==> flow/design.v <==
module axi_s_to_fifos #(
    parameter integer FIFO_DEPTH = 32,
    parameter integer C_DATA_WIDTH = 32
)(
    input  logic                     clk,
    input  logic                     nrst,
    input  logic [31:0]  awaddr,
    input  logic [3:0]               awprot,
    input  logic                     awvalid,
    output logic                     awready,
    input  logic [C_DATA_WIDTH-1:0]  wdata,
    input  logic [C_DATA_WIDTH/8-1:0] wstrb,
    input  logic                     wvalid,
    output logic                     wready,
    output logic [1:0]               bresp,
    output logic                     bvalid,
    input  logic                     bready,
    input  logic [31:0]  araddr,
    input  logic [3:0]               arprot,
    input  logic                     arvalid,
    output logic                     arready,
    output logic [C_DATA_WIDTH-1:0]  rdata,
    output logic [1:0]               rresp,
    output logic                     rvalid,
    input  logic                     rready,
    input logic [C_DATA_WIDTH-1:0]  fifo_wdata,
    output logic                    fifo_full,
    output logic                    fifo_almost_full,
    input logic                     fifo_wena,
    output logic [C_DATA_WIDTH-1:0] fifo_rdata,
    output logic                    fifo_empty,
    output logic                    fifo_almost_empty,
    input logic                     fifo_rena
);
    localparam ADDR_STATUS  = 0;
    localparam ADDR_WRITE   = 1;
    localparam ADDR_READ    = 2;
    localparam BYTES        = C_DATA_WIDTH/8;
    localparam ADDR_LSB     = $clog2(BYTES); 
    logic [C_DATA_WIDTH-1:0]    reg_write   [0:FIFO_DEPTH-1];
    logic [C_DATA_WIDTH-1:0]    reg_read    [0:FIFO_DEPTH-1];
    logic [31:0]                araddr_reg;
    logic [31:0]                awaddr_reg;
    logic [C_DATA_WIDTH-1:0]    wdata_reg;
    logic full2;
    logic almost_full2;
    logic empty2;
    logic almost_empty2;
    logic full1;
    logic almost_full1;
    logic empty1;
    logic almost_empty1;
    logic wrote_axi;
    logic rd_pop;
    logic push_fifo1;
    logic pop_fifo1;
    logic push_fifo2;
    logic pop_fifo2;
    localparam int INDEX_W = $clog2(FIFO_DEPTH);
    logic [INDEX_W-1:0] write_index_axi, read_index_axi;
    logic [INDEX_W-1:0] write_index_fifo, read_index_fifo;
    logic [INDEX_W:0]   size_fifo1, size_fifo2;
    typedef enum logic {
        IDLE_READ,
        READ_DATA
    } state_read;
    state_read state_r;
    always_ff @(posedge clk or negedge nrst) begin
        if (!nrst) begin
            arready             <= 0;
            araddr_reg          <= 0;
            rdata               <= 0;
            rresp               <= 0;
            rvalid              <= 0;
            state_r             <= IDLE_READ;
            read_index_axi      <= 0;
            rd_pop              <= 0;
        end else begin
            case (state_r)
                IDLE_READ: begin
                    arready     <= 1;
                    if (arvalid && arready) begin
                        araddr_reg  <= araddr;
                        state_r     <= READ_DATA;
                        arready <= 0;
                    end
                end
                READ_DATA: begin
                    if (!rvalid) begin
                        rvalid  <= 1;
                        rresp   <= 0;
                        rd_pop  <= (araddr_reg[31:ADDR_LSB] == ADDR_READ) && !empty1;
                        if (araddr_reg[31:ADDR_LSB] == ADDR_STATUS) begin
                            rdata   <= {28'b0,
                                        full2,
                                        almost_full2,
                                        empty1,
                                        almost_empty1};
                        end else if (araddr_reg[31:ADDR_LSB] == ADDR_READ && !empty1) begin
                            rdata   <= reg_read[read_index_axi];
                        end else begin
                            rdata   <= 0;
                        end
                    end else if (rready) begin
                        if (rd_pop) begin
                            read_index_axi <= read_index_axi + 1;
                            if (read_index_axi == FIFO_DEPTH - 1) begin
                                read_index_axi <= 0;
                            end
                        end
                        rvalid  <= 0;
                        state_r <= IDLE_READ;
                    end
                end
                default: begin
                    state_r <= IDLE_READ;
                end
            endcase
        end
    end
    always_ff @(posedge clk or negedge nrst) begin
        if (!nrst) begin
            for (int i = 0; i < FIFO_DEPTH; i++) begin
                reg_read[i]     <= '0;
            end
            write_index_fifo    <= 0;
        end else begin
            if (fifo_wena && !full1) begin
                reg_read[write_index_fifo] <= fifo_wdata;
                write_index_fifo <= write_index_fifo + 1;
                if (write_index_fifo == FIFO_DEPTH - 1) begin
                    write_index_fifo <= 0;
                end
            end
        end
    end
    always_comb begin
        push_fifo1 = (fifo_wena && !full1);
        pop_fifo1 = rd_pop && (state_r == READ_DATA) && (rready && rvalid);
    end
    always_ff @(posedge clk or negedge nrst) begin
        if (!nrst) begin
            size_fifo1 <= FIFO_DEPTH;
        end else begin
            size_fifo1 <= size_fifo1 + pop_fifo1 - push_fifo1;
        end
    end
    typedef enum logic [1:0] {
        IDLE_WRITE,
        HAVE_AW,
        HAVE_W,
        RESP
    } state_write;
    state_write state_w;
    always_ff @(posedge clk or negedge nrst) begin
        if (!nrst) begin
            awready         <= 0;
            wready          <= 0;
            bvalid          <= 0;
            bresp           <= 0;
            awaddr_reg      <= 0;
            wdata_reg       <= 0;
            wrote_axi       <= 0;
            write_index_axi <= 0;
            state_w         <= IDLE_WRITE;
            for (int i = 0; i < FIFO_DEPTH; i++) begin
                reg_write[i] <= '0;
            end
        end else begin
            case (state_w)
                IDLE_WRITE: begin
                    awready <= 1;
                    wready  <= 1;
                    wrote_axi   <= 0;
                    if ((wvalid && wready) && (awvalid && awready)) begin
                        wdata_reg   <= wdata;
                        awaddr_reg  <= awaddr;
                        wready      <= 0;
                        awready     <= 0;
                        state_w     <= RESP;
                    end else if (awvalid && awready) begin
                        awaddr_reg  <= awaddr;
                        awready     <= 0;
                        state_w     <= HAVE_AW;
                    end else if (wvalid && wready) begin
                        wdata_reg   <= wdata;
                        wready      <= 0;
                        state_w     <= HAVE_W;
                    end
                end
                HAVE_AW: begin
                    wready  <= 1;
                    if (wvalid && wready) begin
                        wdata_reg   <= wdata;
                        wready      <= 0;
                        state_w     <= RESP;
                    end
                end
                HAVE_W: begin
                    awready <= 1;
                    if (awvalid && awready) begin
                        awaddr_reg  <= awaddr;
                        awready     <= 0;
                        state_w     <= RESP;
                    end
                end
                RESP: begin
                    if (awaddr_reg[31:ADDR_LSB] == ADDR_WRITE && !wrote_axi && !full2) begin
                        reg_write[write_index_axi] <= wdata_reg;
                        write_index_axi <= write_index_axi + 1;
                        if (write_index_axi == FIFO_DEPTH - 1) begin
                            write_index_axi <= 0;
                        end
                        wrote_axi <= 1;
                    end
                    bvalid  <= 1;
                    bresp   <= 0;
                    if (bready && bvalid) begin
                        bvalid  <= 0;
                        state_w <= IDLE_WRITE;
                    end
                end
                default: begin
                    state_w <= IDLE_WRITE;
                end
            endcase
        end
    end
    always_ff @(posedge clk or negedge nrst) begin
        if (!nrst) begin
            read_index_fifo <= 0;
        end else begin
            if (fifo_rena && !empty2) begin
                read_index_fifo <= read_index_fifo + 1;
                if (read_index_fifo == FIFO_DEPTH - 1) begin
                    read_index_fifo <= 0;
                end
            end
        end
    end
    always_comb begin
        pop_fifo2 = (fifo_rena && !empty2);
        push_fifo2 = (awaddr_reg[31:ADDR_LSB] == ADDR_WRITE && !wrote_axi && !full2) && (state_w == RESP);
    end
    always_ff @(posedge clk or negedge nrst) begin
        if (!nrst) begin
            size_fifo2 <= FIFO_DEPTH;
        end else begin
            size_fifo2 <= size_fifo2 + pop_fifo2 - push_fifo2;
        end
    end
    always_comb fifo_rdata = reg_write[read_index_fifo];
    always_comb begin
        empty2        = size_fifo2 == FIFO_DEPTH;
        almost_empty2 = size_fifo2 == (FIFO_DEPTH - 1);
        full2         = size_fifo2 == 0;
        almost_full2  = size_fifo2 == 1;
        empty1         = size_fifo1 == FIFO_DEPTH;
        almost_empty1  = size_fifo1 == (FIFO_DEPTH - 1);
        full1          = size_fifo1 == 0;
        almost_full1   = size_fifo1 == 1;
        fifo_full           = full1;
        fifo_almost_full    = almost_full1;
        fifo_empty          = empty2;
        fifo_almost_empty   = almost_empty2;
    end
endmodule
# From RTL to reports: axi_s_to_fifos
# What the tools print for axi_s_to_fifos, step after step.
# Lines are those of the file above, counted from 1.
# Operators: Yosys type, input widths -> output width; for muxes data width and select width s.
# The mark -- stands for no value.
# inputs
top	axi_s_to_fifos
clock_port	clk
cell_library	sky130hd
pvt_corner	tt_025C_1v80

# Word-level counts
# Yosys after proc, flatten, opt, wreduce and memory -nomap, before mapping. Print and check cells are not counted. Equal cells are merged and count once.
# bits
register_bits	2218
latch_bits	0
ram_bits	0
mem_bits_ro	0
clocked_rd_ports_x_width	0
mem_count	0
in_bits	149
output_inout_bits	77
wordCells	373
# op_classes
n_addsub	8
n_mul	0
div_mod_pow	0
n_cmp	0
n_eq	141
shift	0
n_mux	37
logic	2
n_reduce_logical	102
# ops
operator	n
$pmux 32 s32	2
$eq 5x5->1 const B	64
$mux 32	7
$eq 5x4->1 const B	32
$pmux 32 s2	2
$reduce_and 3->1	32
$eq 5x3->1 const B	16
$reduce_and 2->1	37
$eq 5x2->1 const B	8
$eq 30x1->1 const B	1
$eq 30x2->1 const B	1
$logic_not 30->1	1
$add 5x1->5 const B	4
$eq 5x1->1 const B	4
$logic_not 5->1	4
$mux 5	4
$logic_and 1x1->1	14
$add 6x1->6	2
$sub 6x1->6	2
$eq 6x1->1 const B	2
$eq 6x5->1 const B	2
$eq 6x6->1 const B	2
$logic_not 6->1	2
$mux 2	6
$mux 1	11
$ne 2x2->1 const B	4
$pmux 2 s4	1
$pmux 1 s2	4
# Other operator kinds: 11; their cells: 19.

# Logic depth
# Depth = most cells in a row (Yosys ltp): at word level without a register or memory, in the mapped netlist without a sequential cell, where the memories' decode and read muxes count.
# depth
ltp_word	5
abc_area	0
ltp_mapped	16
mapped_depth_nobuf	15

# After synthesis
# The flow's flattened synthesis, as Yosys stat reports it; memories are mapped. The netlist is that of the ABC_AREA named above (0 if unset); the other value can give another one.
# types
cell	n	area_total_um2
sky130_fd_sc_hd__dfrtp_1	2213	5.54E+04
sky130_fd_sc_hd__mux2_2	2200	2.48E+04
sky130_fd_sc_hd__a22oi_1	372	2.79E+03
sky130_fd_sc_hd__mux2i_1	198	1.98E+03
sky130_fd_sc_hd__clkbuf_1	416	1.56E+03
sky130_fd_sc_hd__nand2_1	200	750.72
sky130_fd_sc_hd__a22o_1	83	726.947
sky130_fd_sc_hd__buf_2	144	720.691
sky130_fd_sc_hd__a221oi_1	82	718.189
sky130_fd_sc_hd__a222oi_1	61	610.586
sky130_fd_sc_hd__o21ai_0	118	590.566
sky130_fd_sc_hd__ha_1	46	575.552
sky130_fd_sc_hd__nor2_1	147	551.779
sky130_fd_sc_hd__o22ai_1	84	525.504
sky130_fd_sc_hd__buf_1	110	412.896
sky130_fd_sc_hd__a21oi_1	76	380.365
sky130_fd_sc_hd__nand3_1	73	365.35
sky130_fd_sc_hd__nand4_1	52	325.312
# Other cell types: 70; their cells: 642.
# mapped
cells	7317
area_um2	98817.3
seq_area_um2	55456.9
ff_cells	2216
n_buf	683

# Worst setup path after synthesis
# OpenSTA on the mapped netlist: ideal clock, no wires. The path of least setup slack (recovery checks aside). Input and output delay are each 20% of the period. Register names are those of the netlist, which keeps one name where synthesis merged equal registers.
# synth_timing
kind	register -> output
start	reg read_index_fifo[2]
end	out fifo_rdata[13]
clock_period_ps	8000
out_delay_ps	1600
t_first_pin_ps	0
arrival_ps	2383
t_required_ps	6400
setup_slack_ps	4017
delay_ps	2383
stages	11
n_path_buf	3
synth_period_reached_ps	3983
# "delay_ps" is the arrival time less input delay plus setup time.
# At an output port there is no setup time.
# "stages" counts driving pins, that of a launching flip-flop among them; a cell with two outputs on the path counts twice.
# "synth_period_reached_ps" is the clock period less the worst setup slack; recovery checks do not enter. This is arithmetic on one report: input and output delays are still those of the set period (20% each).
# Between the ends stands the longest chain of elaborated cells between them, by number of cells; it is not shown to be the way that was timed. Of several equally long chains one is given.
# Each line given opens the expression or statement behind the cell; cells for indexed reads and writes are added by Yosys, which also makes memories of some case tables.
# A register here has more assigning lines than the two given.
# synth_between
cell_sequence	sky130_fd_sc_hd__dfrtp_1 -> sky130_fd_sc_hd__buf_2 -> sky130_fd_sc_hd__buf_2 -> sky130_fd_sc_hd__nand2_1 -> sky130_fd_sc_hd__nor2_1 -> sky130_fd_sc_hd__ha_1 -> sky130_fd_sc_hd__clkbuf_1 -> sky130_fd_sc_hd__a222oi_1 -> sky130_fd_sc_hd__nand2_1 -> sky130_fd_sc_hd__or4_1 -> sky130_fd_sc_hd__o32a_1
elab_chain_cells	2
cone_cells	33
cone_classes	eq/ne: 31; mux: 1; reduce/logical: 1
# synth_lines
item	line	source
start: declaration	61	logic [INDEX_W-1:0] write_index_fifo, read_index_fifo;
start: assignment	231	read_index_fifo <= 0;
start: assignment	234	read_index_fifo <= read_index_fifo + 1;
$eq 5x5->1	252	always_comb fifo_rdata = reg_write[read_index_fifo];
$pmux 32 s32	252
end: declaration	30	output logic [C_DATA_WIDTH-1:0] fifo_rdata,

# Timing after layout
# Path of least setup slack in the final report of run 1 (OpenROAD, finished layout, wires in). Where an end is a register, its clock arrival counts in the times.
# The report prints the path's times to 10 ps; the period is as set.
# layout_timing
kind	register -> output
start	reg read_index_fifo[0]
end	out fifo_rdata[13]
clock_period_ps	4370
out_delay_ps	870
t_first_pin_ps	890
arrival_ps	3570
t_required_ps	3500
setup_slack_ps	-80
stages	11
n_path_buf	2
# Between the ends stands the longest chain of elaborated cells between them, by number of cells; it is not shown to be the way that was timed. Of several equally long chains one is given.
# A register here has more assigning lines than the two given.
# layout_between
cell_sequence	sky130_fd_sc_hd__dfrtp_2 -> sky130_fd_sc_hd__inv_4 -> sky130_fd_sc_hd__ha_4 -> sky130_fd_sc_hd__buf_4 -> sky130_fd_sc_hd__nand2b_4 -> sky130_fd_sc_hd__nor2_4 -> sky130_fd_sc_hd__or2_4 -> sky130_fd_sc_hd__o21ai_1 -> sky130_fd_sc_hd__or4_4 -> sky130_fd_sc_hd__o32a_1 -> sky130_fd_sc_hd__buf_2
elab_chain_cells	2
cone_cells	33
cone_classes	eq/ne: 31; mux: 1; reduce/logical: 1
# layout_lines
item	line	source
start: declaration	61	logic [INDEX_W-1:0] write_index_fifo, read_index_fifo;
start: assignment	231	read_index_fifo <= 0;
start: assignment	234	read_index_fifo <= read_index_fifo + 1;
$eq 5x5->1	252	always_comb fifo_rdata = reg_write[read_index_fifo];
$pmux 32 s32	252
end: declaration	30	output logic [C_DATA_WIDTH-1:0] fifo_rdata,

# Flow measurements of axi_s_to_fifos on sky130hd: 5 stored runs with different settings, listed in no order. Input and output delays are each 20% of the period that was set; the output load is 0.01 pF.
# "achieved_clock_period_ps": clock period set for the run, less the worst setup slack. It is reckoned from that one timing run; input and output delays stay at 20% of the period that was set.
# "worst_path_ps": the worst setup path's part of the clock period (all of it between registers, 20% less for each end at a port) less its slack. A launch clock that arrives late makes it longer, a capture clock that arrives late makes it shorter.
# "power.total_mw" is the tool's figure for a default switching activity; nothing was simulated.
# "worst_path_ps" is known to 10 ps.
# Settings: . = not set for that run.
setting or result,run 1,run 2,run 3,run 4,run 5
CORE_UTILIZATION,40,53,31,53,16
period_ns,4.37,8.0,8.0,8.0,10.2
CAP_MARGIN,20,20,20,20,20
CORE_MARGIN,2,2,2,2,5
SLEW_MARGIN,20,40,20,20,10
ABC_AREA,.,1,1,1,1
CELL_PAD_IN_SITES_DETAIL_PLACEMENT,.,1,.,1,.
CORE_ASPECT_RATIO,.,0.69,.,1.33,.
CTS_CLUSTER_SIZE,.,28,.,28,98
GPL_ROUTABILITY_DRIVEN,.,0,.,0,.
HOLD_SLACK_MARGIN,.,0.14,.,0.14,-0.04
MAX_ROUTING_LAYER,.,met4,.,.,.
CELL_PAD_IN_SITES_GLOBAL_PLACEMENT,.,.,.,.,0
PLACE_DENSITY_LB_ADDON,.,.,.,.,0.0
power.total_mw,59.307,34.868,35.443,34.811,30.946
ys_area_um2,98817.3,101558.7,101558.7,101558.7,101558.7
worst_path_ps,3570,5400,5430,6020,5780
critical_path_type,register -> output,register -> output,register -> output,register -> output,register -> output
cell_area_final_um2,117117.0,112901.0,115969.0,112530.0,123911.0
hold_ws_ps,489,471,467,469,466
achieved_clock_period_ps,4447,7000,7030,7620,7819
finalUtil_pct,47.7,59.3,35.5,59.0,19.6
tns_ps,-287,0,0,0,0
worstSetupSlack_ps,-77,1000,970,380,2381
die_um2,251036.0,195199.0,332202.0,195172.0,650773.0
